==> flow/design.v <==
module JAM (
input CLK,
input RST,
output reg [2:0] W,
output reg [2:0] J,
input [6:0] Cost,
output [3:0] MatchCount,
output [9:0] MinCost,
output Valid );
parameter INIT  = 4'b0000;
parameter COMP  = 4'b0001;
parameter CHAN  = 4'b0010;
parameter FIND  = 4'b0011;
parameter EXCH  = 4'b0100;
parameter REV   = 4'b0101;
parameter GIVE  = 4'b0110;
parameter COUNT = 4'b0111;
parameter VALID = 4'b1000;
reg [3:0] curr_state;
reg [3:0] next_state;
parameter [0:3*128-1] mapTbl = {3'd7, 3'd6, 3'd5, 3'd6, 3'd4, 3'd6, 3'd5, 3'd6, 3'd3, 3'd6, 3'd5, 3'd6, 3'd4, 3'd6, 3'd5, 3'd6,
                            	3'd2, 3'd6, 3'd5, 3'd6, 3'd4, 3'd6, 3'd5, 3'd6, 3'd3, 3'd6, 3'd5, 3'd6, 3'd4, 3'd6, 3'd5, 3'd6,
                            	3'd1, 3'd6, 3'd5, 3'd6, 3'd4, 3'd6, 3'd5, 3'd6, 3'd3, 3'd6, 3'd5, 3'd6, 3'd4, 3'd6, 3'd5, 3'd6,
                	            3'd2, 3'd6, 3'd5, 3'd6, 3'd4, 3'd6, 3'd5, 3'd6, 3'd3, 3'd6, 3'd5, 3'd6, 3'd4, 3'd6, 3'd5, 3'd6,
                		  	    3'd0, 3'd6, 3'd5, 3'd6, 3'd4, 3'd6, 3'd5, 3'd6, 3'd3, 3'd6, 3'd5, 3'd6, 3'd4, 3'd6, 3'd5, 3'd6,
                			    3'd2, 3'd6, 3'd5, 3'd6, 3'd4, 3'd6, 3'd5, 3'd6, 3'd3, 3'd6, 3'd5, 3'd6, 3'd4, 3'd6, 3'd5, 3'd6,
                			    3'd1, 3'd6, 3'd5, 3'd6, 3'd4, 3'd6, 3'd5, 3'd6, 3'd3, 3'd6, 3'd5, 3'd6, 3'd4, 3'd6, 3'd5, 3'd6,
                				3'd2, 3'd6, 3'd5, 3'd6, 3'd4, 3'd6, 3'd5, 3'd6, 3'd3, 3'd6, 3'd5, 3'd6, 3'd4, 3'd6, 3'd5, 3'd6};
reg [0:6] compare;
reg [3:0] permutation [0:7];
reg [3:0] permutation_rot [0:7];
reg [3:0] permutation_ex [0:7];
reg [1:0] FIND_count;
wire [2:0] rot;
wire done;
reg [3:0] matchcount;
reg [9:0] mincost;
always@(posedge CLK) begin
	if(RST) curr_state <= INIT;
	else    curr_state <= next_state; 
end 
always@(*)begin
	case (curr_state)
	INIT  : next_state = COMP;
	COMP  : next_state = CHAN;  
	CHAN  : next_state = FIND;  
	FIND  : if(FIND_count==2) next_state = EXCH;  
	        else next_state = FIND;
	EXCH  : next_state = REV;  
	REV   : next_state = GIVE;  
	GIVE  : next_state = COUNT;
	COUNT : if(done) next_state = VALID;
			else next_state = COMP;
	VALID : next_state =  INIT;
	default : next_state = INIT;
	endcase
end
reg [3:0] count;
reg [9:0] cost;
reg start;
always@(posedge CLK) begin
	if(RST) start <= 0;
	else if(~RST) start <= 1;
	else start <= start;
end 
always@(posedge CLK) begin
	if(RST) begin
		W <= 0;
		J <= 0;
		count <= 1;
	end
	else begin
		W <= count >= 8 ? 0 : count;
		J <= permutation[count >= 8 ? 0 : count];
		if(count == 10) begin
			count <= 2;
			W <= 1;
			J <= permutation[1];
		end
		else begin
			count <= count + 1;
		end
	end
end
always@(posedge CLK) begin
	if(curr_state==INIT) begin
		mincost <= 10'd1023;
		matchcount <= 0;
		cost <= 0;
	end
	else if(start)begin
		cost <= cost + Cost;
		if(count == 10) begin
			if(cost < mincost)begin
				mincost <= cost;
				matchcount <= 1;
			end
			else if(cost == mincost)begin
				matchcount <= matchcount + 1;
			end
			cost <= 0;
		end
	end
end
assign MatchCount = matchcount;
assign MinCost = mincost;
always@(posedge CLK)begin
	if(curr_state == COMP) begin
		compare[6] <= permutation[6] < permutation[7];
		compare[5] <= permutation[5] < permutation[6];
		compare[4] <= permutation[4] < permutation[5];
		compare[3] <= permutation[3] < permutation[4];
		compare[2] <= permutation[2] < permutation[3];
		compare[1] <= permutation[1] < permutation[2];
		compare[0] <= permutation[0] < permutation[1];
	end
end
assign rot = mapTbl[compare*3+:3];
always @(posedge CLK) begin
	if(curr_state == CHAN) begin
  		permutation_rot[0] <= 0<=rot || (0>rot && permutation[0]<permutation[rot]) ? 8 : permutation[0];
  		permutation_rot[1] <= 1<=rot || (1>rot && permutation[1]<permutation[rot]) ? 8 : permutation[1];
  		permutation_rot[2] <= 2<=rot || (2>rot && permutation[2]<permutation[rot]) ? 8 : permutation[2];
  		permutation_rot[3] <= 3<=rot || (3>rot && permutation[3]<permutation[rot]) ? 8 : permutation[3];
  		permutation_rot[4] <= 4<=rot || (4>rot && permutation[4]<permutation[rot]) ? 8 : permutation[4];
  		permutation_rot[5] <= 5<=rot || (5>rot && permutation[5]<permutation[rot]) ? 8 : permutation[5];
  		permutation_rot[6] <= 6<=rot || (6>rot && permutation[6]<permutation[rot]) ? 8 : permutation[6];
  		permutation_rot[7] <= 7<=rot || (7>rot && permutation[7]<permutation[rot]) ? 8 : permutation[7];
  	end
end
reg [2:0] minIdx1;
reg [2:0] minIdx2;
reg [2:0] minIdx3;
reg [2:0] minIdx4;
reg [2:0] minIdx11;
reg [2:0] minIdx22;
reg [2:0] minIdx;
always@(posedge CLK)begin
	if(curr_state==INIT) begin
		FIND_count <= 0;
	end
	if(curr_state==FIND && FIND_count==0)begin
		minIdx4 <= permutation_rot[7] > permutation_rot[6] ? 6 : 7;
		minIdx3 <= permutation_rot[5] > permutation_rot[4] ? 4 : 5;
		minIdx2 <= permutation_rot[3] > permutation_rot[2] ? 2 : 3;
		minIdx1 <= permutation_rot[1] > permutation_rot[0] ? 0 : 1;
		FIND_count <= 1;
	end
	else if(curr_state==FIND && FIND_count==1)begin
		minIdx22 <= permutation_rot[minIdx4] > permutation_rot[minIdx3] ? minIdx3 : minIdx4;
		minIdx11 <= permutation_rot[minIdx2] > permutation_rot[minIdx1] ? minIdx1 : minIdx2;
		FIND_count <= 2;
	end
	else if(curr_state==FIND && FIND_count==2)begin
		minIdx <= permutation_rot[minIdx22] > permutation_rot[minIdx11] ? minIdx11 : minIdx22;
		FIND_count <= 0;
	end
	else begin
		FIND_count <= 0;
	end
end
always@(posedge CLK) begin
	if(curr_state==COMP) begin
		permutation_ex[0] <= permutation[0];
		permutation_ex[1] <= permutation[1];
		permutation_ex[2] <= permutation[2];
		permutation_ex[3] <= permutation[3];
		permutation_ex[4] <= permutation[4];
		permutation_ex[5] <= permutation[5];
		permutation_ex[6] <= permutation[6];
		permutation_ex[7] <= permutation[7];
	end
	else if(curr_state==EXCH) begin
		permutation_ex[rot] <= permutation[minIdx];
		permutation_ex[minIdx] <= permutation[rot];
	end
	else if(curr_state == REV)begin
		if(0>rot)
			permutation_ex[0] <= permutation_ex[7-(0-rot-1)];
		if(1>rot)
			permutation_ex[1] <= permutation_ex[7-(1-rot-1)];
		if(2>rot)
			permutation_ex[2] <= permutation_ex[7-(2-rot-1)];
		if(3>rot)
			permutation_ex[3] <= permutation_ex[7-(3-rot-1)];
		if(4>rot)
			permutation_ex[4] <= permutation_ex[7-(4-rot-1)];
		if(5>rot)
			permutation_ex[5] <= permutation_ex[7-(5-rot-1)];
		if(6>rot)
			permutation_ex[6] <= permutation_ex[7-(6-rot-1)];
		if(7>rot)
			permutation_ex[7] <= permutation_ex[7-(7-rot-1)];
	end
end
always@(posedge CLK)begin
	if(curr_state == INIT) begin
		permutation[0] <= 0;
		permutation[1] <= 1;
		permutation[2] <= 2;
		permutation[3] <= 3;
		permutation[4] <= 4;
		permutation[5] <= 5;
		permutation[6] <= 6;
		permutation[7] <= 7;
	end
	else if(curr_state == GIVE) begin
		permutation[0] <= permutation_ex[0];
		permutation[1] <= permutation_ex[1];
		permutation[2] <= permutation_ex[2];
		permutation[3] <= permutation_ex[3];
		permutation[4] <= permutation_ex[4];
		permutation[5] <= permutation_ex[5];
		permutation[6] <= permutation_ex[6];
		permutation[7] <= permutation_ex[7];
	end
end
assign done = compare==0;
assign Valid = (curr_state == VALID);
endmodule
# From RTL to reports: JAM

Each step is given for the RTL above and for the edited RTL.
Lines under "unedited" count in the file above, lines under "edited" in the edited file.
"change": "edited" minus "unedited" as printed here. "rel. change": 100 x difference / "unedited".
Library cell names are shortened.
A cell with n/a has no value.

Design top: JAM
Clock port: CLK
Library: sky130hd
Timing corner: tt_025C_1v80

# The edit

Unified diff, file above to edited file.
The edit is scripted: it alters the design's behaviour and was not made to optimise anything.

```diff
@@ -103,5 +103,7 @@
 	end
 end
-assign MatchCount = matchcount;
+reg [3:0] MatchCount_s1;
+always @(posedge CLK) MatchCount_s1 <= matchcount;
+assign MatchCount = MatchCount_s1;
 assign MinCost = mincost;
 always@(posedge CLK)begin
```

# Word level

Counts by Yosys on the flattened word-level netlist (proc, flatten, opt, wreduce). Print and check cells are left out. Cells with the same type and inputs are merged into one.
Memory sizes are those after Yosys's memory passes, which may raise the word count (mostly to a power of two), join words into wider ones and drop unused or constant bits.

Word-level totals:

| what                            | unedited | edited | change | rel. change (%) |
| register bits after elaboration | 101      | 105    | +4     | +3.96 |
| RAM bits                        | 32       | 32     | 0      | 0.00 |
| memory cells                    | 1        | 1      | 0      | 0.00 |
| bits of input ports             | 9        | 9      | 0      | 0.00 |
| elaborated cells                | 349      | 350    | +1     | +0.29 |

Operators by class:

| what                             | unedited | edited | change | rel. change (%) |
| add/sub/neg operators            | 28       | 28     | 0      | 0.00 |
| multipliers                      | 1        | 1      | 0      | 0.00 |
| order comparisons                | 40       | 40     | 0      | 0.00 |
| eq/ne operators                  | 75       | 75     | 0      | 0.00 |
| shifts and indexed selects       | 1        | 1      | 0      | 0.00 |
| mux-type cells                   | 128      | 128    | 0      | 0.00 |
| bitwise operators                | 5        | 5      | 0      | 0.00 |
| reductions and logical operators | 37       | 37     | 0      | 0.00 |

Operators by type and width:

| operator                                                                 | unedited | edited | change | rel. change (%) |
| 4-bit two-way mux                                                        | 65       | 65     | 0      | 0.00 |
| 1-bit two-way mux                                                        | 40       | 40     | 0      | 0.00 |
| 3-bit equality test with constant B                                      | 36       | 36     | 0      | 0.00 |
| 3-bit by 2-bit equality test with 1-bit output with constant B           | 18       | 18     | 0      | 0.00 |
| 4-bit < comparator                                                       | 15       | 15     | 0      | 0.00 |
| 1-bit logical AND                                                        | 11       | 11     | 0      | 0.00 |
| 3-bit two-way mux                                                        | 10       | 10     | 0      | 0.00 |
| 1-bit by 3-bit subtractor with 3-bit output with constant A              | 10       | 10     | 0      | 0.00 |
| 3-bit by 1-bit equality test with 1-bit output with constant B           | 9        | 9      | 0      | 0.00 |
| 3-bit logical NOT                                                        | 9        | 9      | 0      | 0.00 |
| 4-bit parallel mux with 8-bit select                                     | 9        | 9      | 0      | 0.00 |
| 1-bit logical OR                                                         | 8        | 8      | 0      | 0.00 |
| 3-bit by 2-bit subtractor with 3-bit output with constant B              | 8        | 8      | 0      | 0.00 |
| 4-bit greater-than comparator                                            | 7        | 7      | 0      | 0.00 |
| 4-bit by 3-bit equality test with 1-bit output with constant B           | 4        | 4      | 0      | 0.00 |
| 3-bit greater-than comparator with constant A                            | 4        | 4      | 0      | 0.00 |
| 3-bit <= comparator with constant A                                      | 4        | 4      | 0      | 0.00 |
| 3-bit subtractor with constant A                                         | 4        | 4      | 0      | 0.00 |
| 1-bit OR                                                                 | 3        | 3      | 0      | 0.00 |
| 3-bit AND reduction                                                      | 3        | 3      | 0      | 0.00 |
| 4-bit by 1-bit adder with 4-bit output with constant B                   | 2        | 2      | 0      | 0.00 |
| 4-bit by 2-bit equality test with 1-bit output with constant B           | 2        | 2      | 0      | 0.00 |
| 4-bit equality test with constant B                                      | 2        | 2      | 0      | 0.00 |
| 1-bit by 3-bit greater-than comparator with 1-bit output with constant A | 2        | 2      | 0      | 0.00 |
| 2-bit by 3-bit greater-than comparator with 1-bit output with constant A | 2        | 2      | 0      | 0.00 |
| 1-bit by 3-bit <= comparator with 1-bit output with constant A           | 2        | 2      | 0      | 0.00 |
| 2-bit by 3-bit <= comparator with 1-bit output with constant A           | 2        | 2      | 0      | 0.00 |
| 2-bit two-way mux                                                        | 2        | 2      | 0      | 0.00 |

Not every row of either side is listed.

# Depth

Longest topological path by Yosys (ltp), each cell counted once; first at word level (registers and memories cut), then after technology mapping (sequential cells cut; the memories' decode and read muxes count).

Logic depth:

| what                          | unedited | edited | change | rel. change (%) |
| depth after elaboration       | 9        | 9      | 0      | 0.00 |
| ABC_AREA                      | 0        | 0      | n/a    | n/a |
| mapped depth                  | 33       | 32     | -1     | -3.03 |
| gate-level depth less buffers | 26       | 26     | 0      | 0.00 |

# Synthesis result

Yosys stat after the flow's synthesis: flattened, memories mapped to cells. It holds for the ABC_AREA given above (unset counts as 0); a run with the other value may have another netlist.

Cells by type:

| type      | unedited | edited | change | rel. change (%) |
| a22oi_1   | 22       | 5      | -17    | -77.27 |
| a21oi_1   | 91       | 105    | +14    | +15.38 |
| a211oi_1  | 22       | 10     | -12    | -54.55 |
| a221o_1   | 0        | 10     | +10    | n/a |
| mux4_2    | 22       | 31     | +9     | +40.91 |
| o311a_1   | 8        | 0      | -8     | -100.00 |
| a21o_1    | 20       | 27     | +7     | +35.00 |
| a221oi_1  | 17       | 24     | +7     | +41.18 |
| a211o_1   | 10       | 3      | -7     | -70.00 |
| inv_1     | 98       | 92     | -6     | -6.12 |
| mux2_2    | 20       | 26     | +6     | +30.00 |
| or3_1     | 14       | 8      | -6     | -42.86 |
| nand2_1   | 127      | 122    | -5     | -3.94 |
| nand2b_1  | 43       | 38     | -5     | -11.63 |
| o211ai_1  | 30       | 35     | +5     | +16.67 |
| o2111ai_1 | 12       | 7      | -5     | -41.67 |
| o21ai_1   | 5        | 10     | +5     | +100.00 |
| o311ai_0  | 4        | 9      | +5     | +125.00 |

Not every row of either side is listed.

Mapped netlist:

| what                             | unedited  | edited   | change     | rel. change (%) |
| mapped cells                     | 1,575     | 1,581    | +6         | +0.38 |
| synthesis area (sq mm)           | 0.0139496 | 0.014375 | +0.0004254 | +3.05 |
| area of sequential cells (sq mm) | 0.0040439 | 0.004124 | +0.0000801 | +1.98 |
| mapped flip-flops                | 161       | 165      | +4         | +2.48 |
| buffer cells                     | 94        | 96       | +2         | +2.13 |

# Timing after synthesis

Source: OpenSTA report_checks on the synthesized netlist (no wires, ideal clock, input and output delay 20% of the period each), path of least setup slack; recovery checks are left aside. Register names are those of the netlist, which keeps one name where synthesis merged equal registers.

Path after synthesis:

| what                              | unedited                       | edited                         | change | rel. change (%) |
| path kind                         | register -> register           | register -> register           | n/a    | n/a |
| from                              | register compare[6]            | register compare[6]            | n/a    | n/a |
| to                                | register permutation_rot[7][1] | register permutation_rot[0][0] | n/a    | n/a |
| period (ps)                       | 6,200                          | 6,200                          | 0      | 0.00 |
| setup time (ps)                   | 268                            | 264                            | -4     | n/a |
| launch time at the first pin (ps) | 0                              | 0                              | 0      | n/a |
| data arrival time (ps)            | 6,524                          | 6,651                          | +127   | +1.95 |
| data required time (ps)           | 5,932                          | 5,936                          | +4     | +0.07 |
| setup slack (ps)                  | -592                           | -715                           | -123   | n/a |
| path delay (ps)                   | 6,792                          | 6,915                          | +123   | +1.81 |
| driving pins on the path          | 31                             | 27                             | -4     | -12.90 |
| synthesis period reached (ps)     | 6,792                          | 6,915                          | +123   | +1.81 |

"path delay" is the arrival time less input delay plus setup time.
"driving pins on the path" counts driving pins, that of a launching flip-flop among them; a cell with two outputs on the path counts twice.
"synthesis period reached" is the clock period less the worst setup slack; recovery checks do not enter. This is arithmetic on one report: input and output delays are still those of the set period (20% each).
Between the ends stands the longest chain of elaborated cells between them, by number of cells; it is not shown to be the way that was timed. Of several equally long chains one is given.
Each line given opens the expression or statement behind the cell; cells for indexed reads and writes are added by Yosys, which also makes memories of some case tables.

On the way, after synthesis, unedited:
Path through: edfxtp_1 clkinv_1 ha_1 fa_1 buf_2 xnor2_2 nor2_1 o311a_1 a2111oi_2 nor3_1 o21a_1 a211o_1 or3_1 buf_6 clkinv_4 clkbuf_1 ha_1 clkbuf_1 nor2_1 o221ai_2 or2_0 buf_6 a31o_1 buf_2 ha_1 a21o_1 a21oi_1 nor2_1 or2_2 a311oi_1 nor3_1
Cells in the longest elaborated chain: 9
Elaborated cells between the ends (all ways): 18
Those cells by class: add/sub: 1; mul: 1; compare: 3; eq/ne: 7; shift: 1; mux: 2; reduce/logical: 3

RTL lines, path after synthesis, unedited:

| what                                               | RTL line | source |
| start: declaration                                 | 29       | `reg [0:6] compare;` |
| start: assignment                                  | 109      | `compare[6] <= permutation[6] < permutation[7];` |
| 7-bit by 2-bit multiplier with 9-bit output        | 118      | `assign rot = mapTbl[compare*3+:3];` |
| 9-bit by 9-bit subtractor with 10-bit output       | n/a      |  |
| 384-bit by 10-bit indexed select with 3-bit output | 118      |  |
| 3-bit equality test                                | 128      | `permutation_rot[7] <= 7<=rot \|\| (7>rot && permutation[7]<permutation[rot]) ? 8 : permutation[7];` |
| 4-bit parallel mux with 8-bit select               | 128      |  |
| 4-bit two-way mux                                  | 120      | `if(curr_state == CHAN) begin` |
| 4-bit < comparator                                 | 128      |  |
| 1-bit logical AND                                  | 128      |  |
| 1-bit logical OR                                   | 128      |  |
| end: assignment                                    | 128      |  |
| end: declaration                                   | 31       | `reg [3:0] permutation_rot [0:7];` |

On the way, after synthesis, edited:
Path through: edfxtp_1 inv_2 clkbuf_1 ha_1 fa_1 inv_1 clkbuf_1 a211oi_1 a31oi_1 a311o_1 o211ai_1 a21oi_1 or3_1 buf_2 a22o_4 buf_6 buf_2 ha_1 or2_2 a311oi_1 nand2_1 mux2i_4 ha_1 a211o_1 a31o_1 a31oi_1 nor2_1
Cells in the longest elaborated chain: 9
Elaborated cells between the ends (all ways): 18
Those cells by class: add/sub: 1; mul: 1; compare: 3; eq/ne: 7; shift: 1; mux: 2; reduce/logical: 3

RTL lines, path after synthesis, edited:

| what                                               | RTL line | source |
| start: declaration                                 | 29       | `reg [0:6] compare;` |
| start: assignment                                  | 111      | `compare[6] <= permutation[6] < permutation[7];` |
| 7-bit by 2-bit multiplier with 9-bit output        | 120      | `assign rot = mapTbl[compare*3+:3];` |
| 9-bit by 9-bit subtractor with 10-bit output       | n/a      |  |
| 384-bit by 10-bit indexed select with 3-bit output | 120      |  |
| 3-bit equality test                                | 123      | `permutation_rot[0] <= 0<=rot \|\| (0>rot && permutation[0]<permutation[rot]) ? 8 : permutation[0];` |
| 4-bit parallel mux with 8-bit select               | 123      |  |
| 4-bit two-way mux                                  | 122      | `if(curr_state == CHAN) begin` |
| 4-bit < comparator                                 | 123      |  |
| 1-bit logical AND                                  | 123      |  |
| 1-bit logical OR                                   | 123      |  |
| end: assignment                                    | 123      |  |
| end: declaration                                   | 31       | `reg [3:0] permutation_rot [0:7];` |

# Worst path after layout

From the final timing report of the runs of pair A: the path of least setup slack in the routed layout; clock arrival at registers is part of the times.
The report prints the path's times to 10 ps; the period is as set.

Path post-layout:

| what                              | unedited                       | edited                         | change | rel. change (%) |
| path kind                         | register -> register           | register -> register           | n/a    | n/a |
| from                              | register compare[4]            | register compare[6]            | n/a    | n/a |
| to                                | register permutation_rot[7][2] | register permutation_rot[3][1] | n/a    | n/a |
| period (ps)                       | 6,200                          | 6,200                          | 0      | 0.00 |
| setup time (ps)                   | 260                            | 130                            | -130   | n/a |
| launch time at the first pin (ps) | 430                            | 440                            | +10    | +2.33 |
| data arrival time (ps)            | 6,280                          | 6,410                          | +130   | +2.07 |
| data required time (ps)           | 6,380                          | 6,510                          | +130   | +2.04 |
| setup slack (ps)                  | 100                            | 100                            | 0      | n/a |
| driving pins on the path          | 27                             | 24                             | -3     | -11.11 |

Between the ends stands the longest chain of elaborated cells between them, by number of cells; it is not shown to be the way that was timed. Of several equally long chains one is given.

On the way, post-layout, unedited:
Path through: edfxtp_1 ha_4 inv_1 ha_1 and2b_2 o22a_4 xnor2_2 buf_4 or3_1 a41o_1 and2_1 a32oi_2 nand3_2 buf_4 inv_2 ha_1 inv_1 o221ai_2 or2_1 buf_4 mux2i_4 ha_4 a21oi_1 nor2_1 or2_2 a311oi_2 nor3_1
Cells in the longest elaborated chain: 9
Elaborated cells between the ends (all ways): 18
Those cells by class: add/sub: 1; mul: 1; compare: 3; eq/ne: 7; shift: 1; mux: 2; reduce/logical: 3

RTL lines, path post-layout, unedited:

| what                                               | RTL line | source |
| start: declaration                                 | 29       | `reg [0:6] compare;` |
| start: assignment                                  | 111      | `compare[4] <= permutation[4] < permutation[5];` |
| 7-bit by 2-bit multiplier with 9-bit output        | 118      | `assign rot = mapTbl[compare*3+:3];` |
| 9-bit by 9-bit subtractor with 10-bit output       | n/a      |  |
| 384-bit by 10-bit indexed select with 3-bit output | 118      |  |
| 3-bit equality test                                | 128      | `permutation_rot[7] <= 7<=rot \|\| (7>rot && permutation[7]<permutation[rot]) ? 8 : permutation[7];` |
| 4-bit parallel mux with 8-bit select               | 128      |  |
| 4-bit two-way mux                                  | 120      | `if(curr_state == CHAN) begin` |
| 4-bit < comparator                                 | 128      |  |
| 1-bit logical AND                                  | 128      |  |
| 1-bit logical OR                                   | 128      |  |
| end: assignment                                    | 128      |  |
| end: declaration                                   | 31       | `reg [3:0] permutation_rot [0:7];` |

On the way, post-layout, edited:
Path through: edfxtp_1 inv_2 ha_4 fa_2 xor2_4 buf_6 a211oi_4 a31oi_2 a311o_1 o211ai_1 a21oi_1 or3_4 a22o_4 ha_4 or2_4 a311oi_4 nand2_2 mux2i_4 buf_6 ha_4 o211ai_1 a221oi_2 buf_4 o211a_1
Cells in the longest elaborated chain: 9
Elaborated cells between the ends (all ways): 18
Those cells by class: add/sub: 1; mul: 1; compare: 3; eq/ne: 7; shift: 1; mux: 2; reduce/logical: 3

RTL lines, path post-layout, edited:

| what                                               | RTL line | source |
| start: declaration                                 | 29       | `reg [0:6] compare;` |
| start: assignment                                  | 111      | `compare[6] <= permutation[6] < permutation[7];` |
| 7-bit by 2-bit multiplier with 9-bit output        | 120      | `assign rot = mapTbl[compare*3+:3];` |
| 9-bit by 9-bit subtractor with 10-bit output       | n/a      |  |
| 384-bit by 10-bit indexed select with 3-bit output | 120      |  |
| 3-bit equality test                                | 126      | `permutation_rot[3] <= 3<=rot \|\| (3>rot && permutation[3]<permutation[rot]) ? 8 : permutation[3];` |
| 4-bit parallel mux with 8-bit select               | 126      |  |
| 4-bit two-way mux                                  | 122      | `if(curr_state == CHAN) begin` |
| 4-bit < comparator                                 | 126      |  |
| 1-bit logical AND                                  | 126      |  |
| 1-bit logical OR                                   | 126      |  |
| end: assignment                                    | 126      |  |
| end: declaration                                   | 31       | `reg [3:0] permutation_rot [0:7];` |

# Flow runs

Both versions went through the flow (Yosys, OpenROAD) with the same settings in each pair. Constraints: input delay and output delay 20% of the set period each, output load 0.01 pF.

Flow settings, pair A:
period_ns: 6.2
CAP_MARGIN: 20
CORE_MARGIN: 2
CORE_UTILIZATION: 40
SLEW_MARGIN: 20

Final reports, pair A:

| what                                  | unedited  | edited    | change     | rel. change (%) |
| chip area in the Yosys report (sq mm) | 0.0139496 | 0.014375  | +0.0004254 | +3.05 |
| die size (sq mm)                      | 0.0363837 | 0.0374693 | +0.0010856 | +2.98 |
| std-cell area (final layout) (sq mm)  | 0.0163632 | 0.0167185 | +0.0003553 | +2.17 |
| post-route utilization (%)            | 47.5      | 47.1      | -0.4       | n/a |
| worst setup slack after layout (ps)   | 103       | 101       | -2         | n/a |
| final setup TNS (ps)                  | 0         | 0         | 0          | n/a |
| post-route worst hold slack (ps)      | 474       | 390       | -84        | n/a |
| total design power (W)                | 0.00257   | 0.002593  | +0.000023  | +0.89 |
| reached clock period (ps)             | 6,097     | 6,099     | +2         | +0.03 |

Flow settings, pair B:
CAP_MARGIN: 15
CORE_UTILIZATION: 68
CTS_CLUSTER_DIAMETER: 330
GPL_TIMING_DRIVEN: 1
PLACE_DENSITY_LB_ADDON: 0.2
TNS_END_PERCENT: 25
period_ns: 6.2
CORE_MARGIN: 2
SLEW_MARGIN: 20

Final reports, pair B:

| what                                  | unedited  | edited    | change     | rel. change (%) |
| chip area in the Yosys report (sq mm) | 0.0139496 | 0.014375  | +0.0004254 | +3.05 |
| die size (sq mm)                      | 0.0216752 | 0.0223189 | +0.0006437 | +2.97 |
| std-cell area (final layout) (sq mm)  | 0.0159365 | 0.0169638 | +0.0010273 | +6.45 |
| post-route utilization (%)            | 79.0      | 81.2      | +2.2       | n/a |
| worst setup slack after layout (ps)   | 62        | -57       | -119       | n/a |
| final setup TNS (ps)                  | 0         | -57       | -57        | n/a |
| post-route worst hold slack (ps)      | 465       | 387       | -78        | n/a |
| total design power (W)                | 0.00255   | 0.002631  | +0.000081  | +3.18 |
| reached clock period (ps)             | 6,138     | 6,257     | +119       | +1.94 |

"reached clock period" = clock period - worst setup slack. The figure is calculated, with input and output delays left at 20% of the set period.
"total design power" rests on the timing tool's default activity at the inputs, not on a simulated workload.
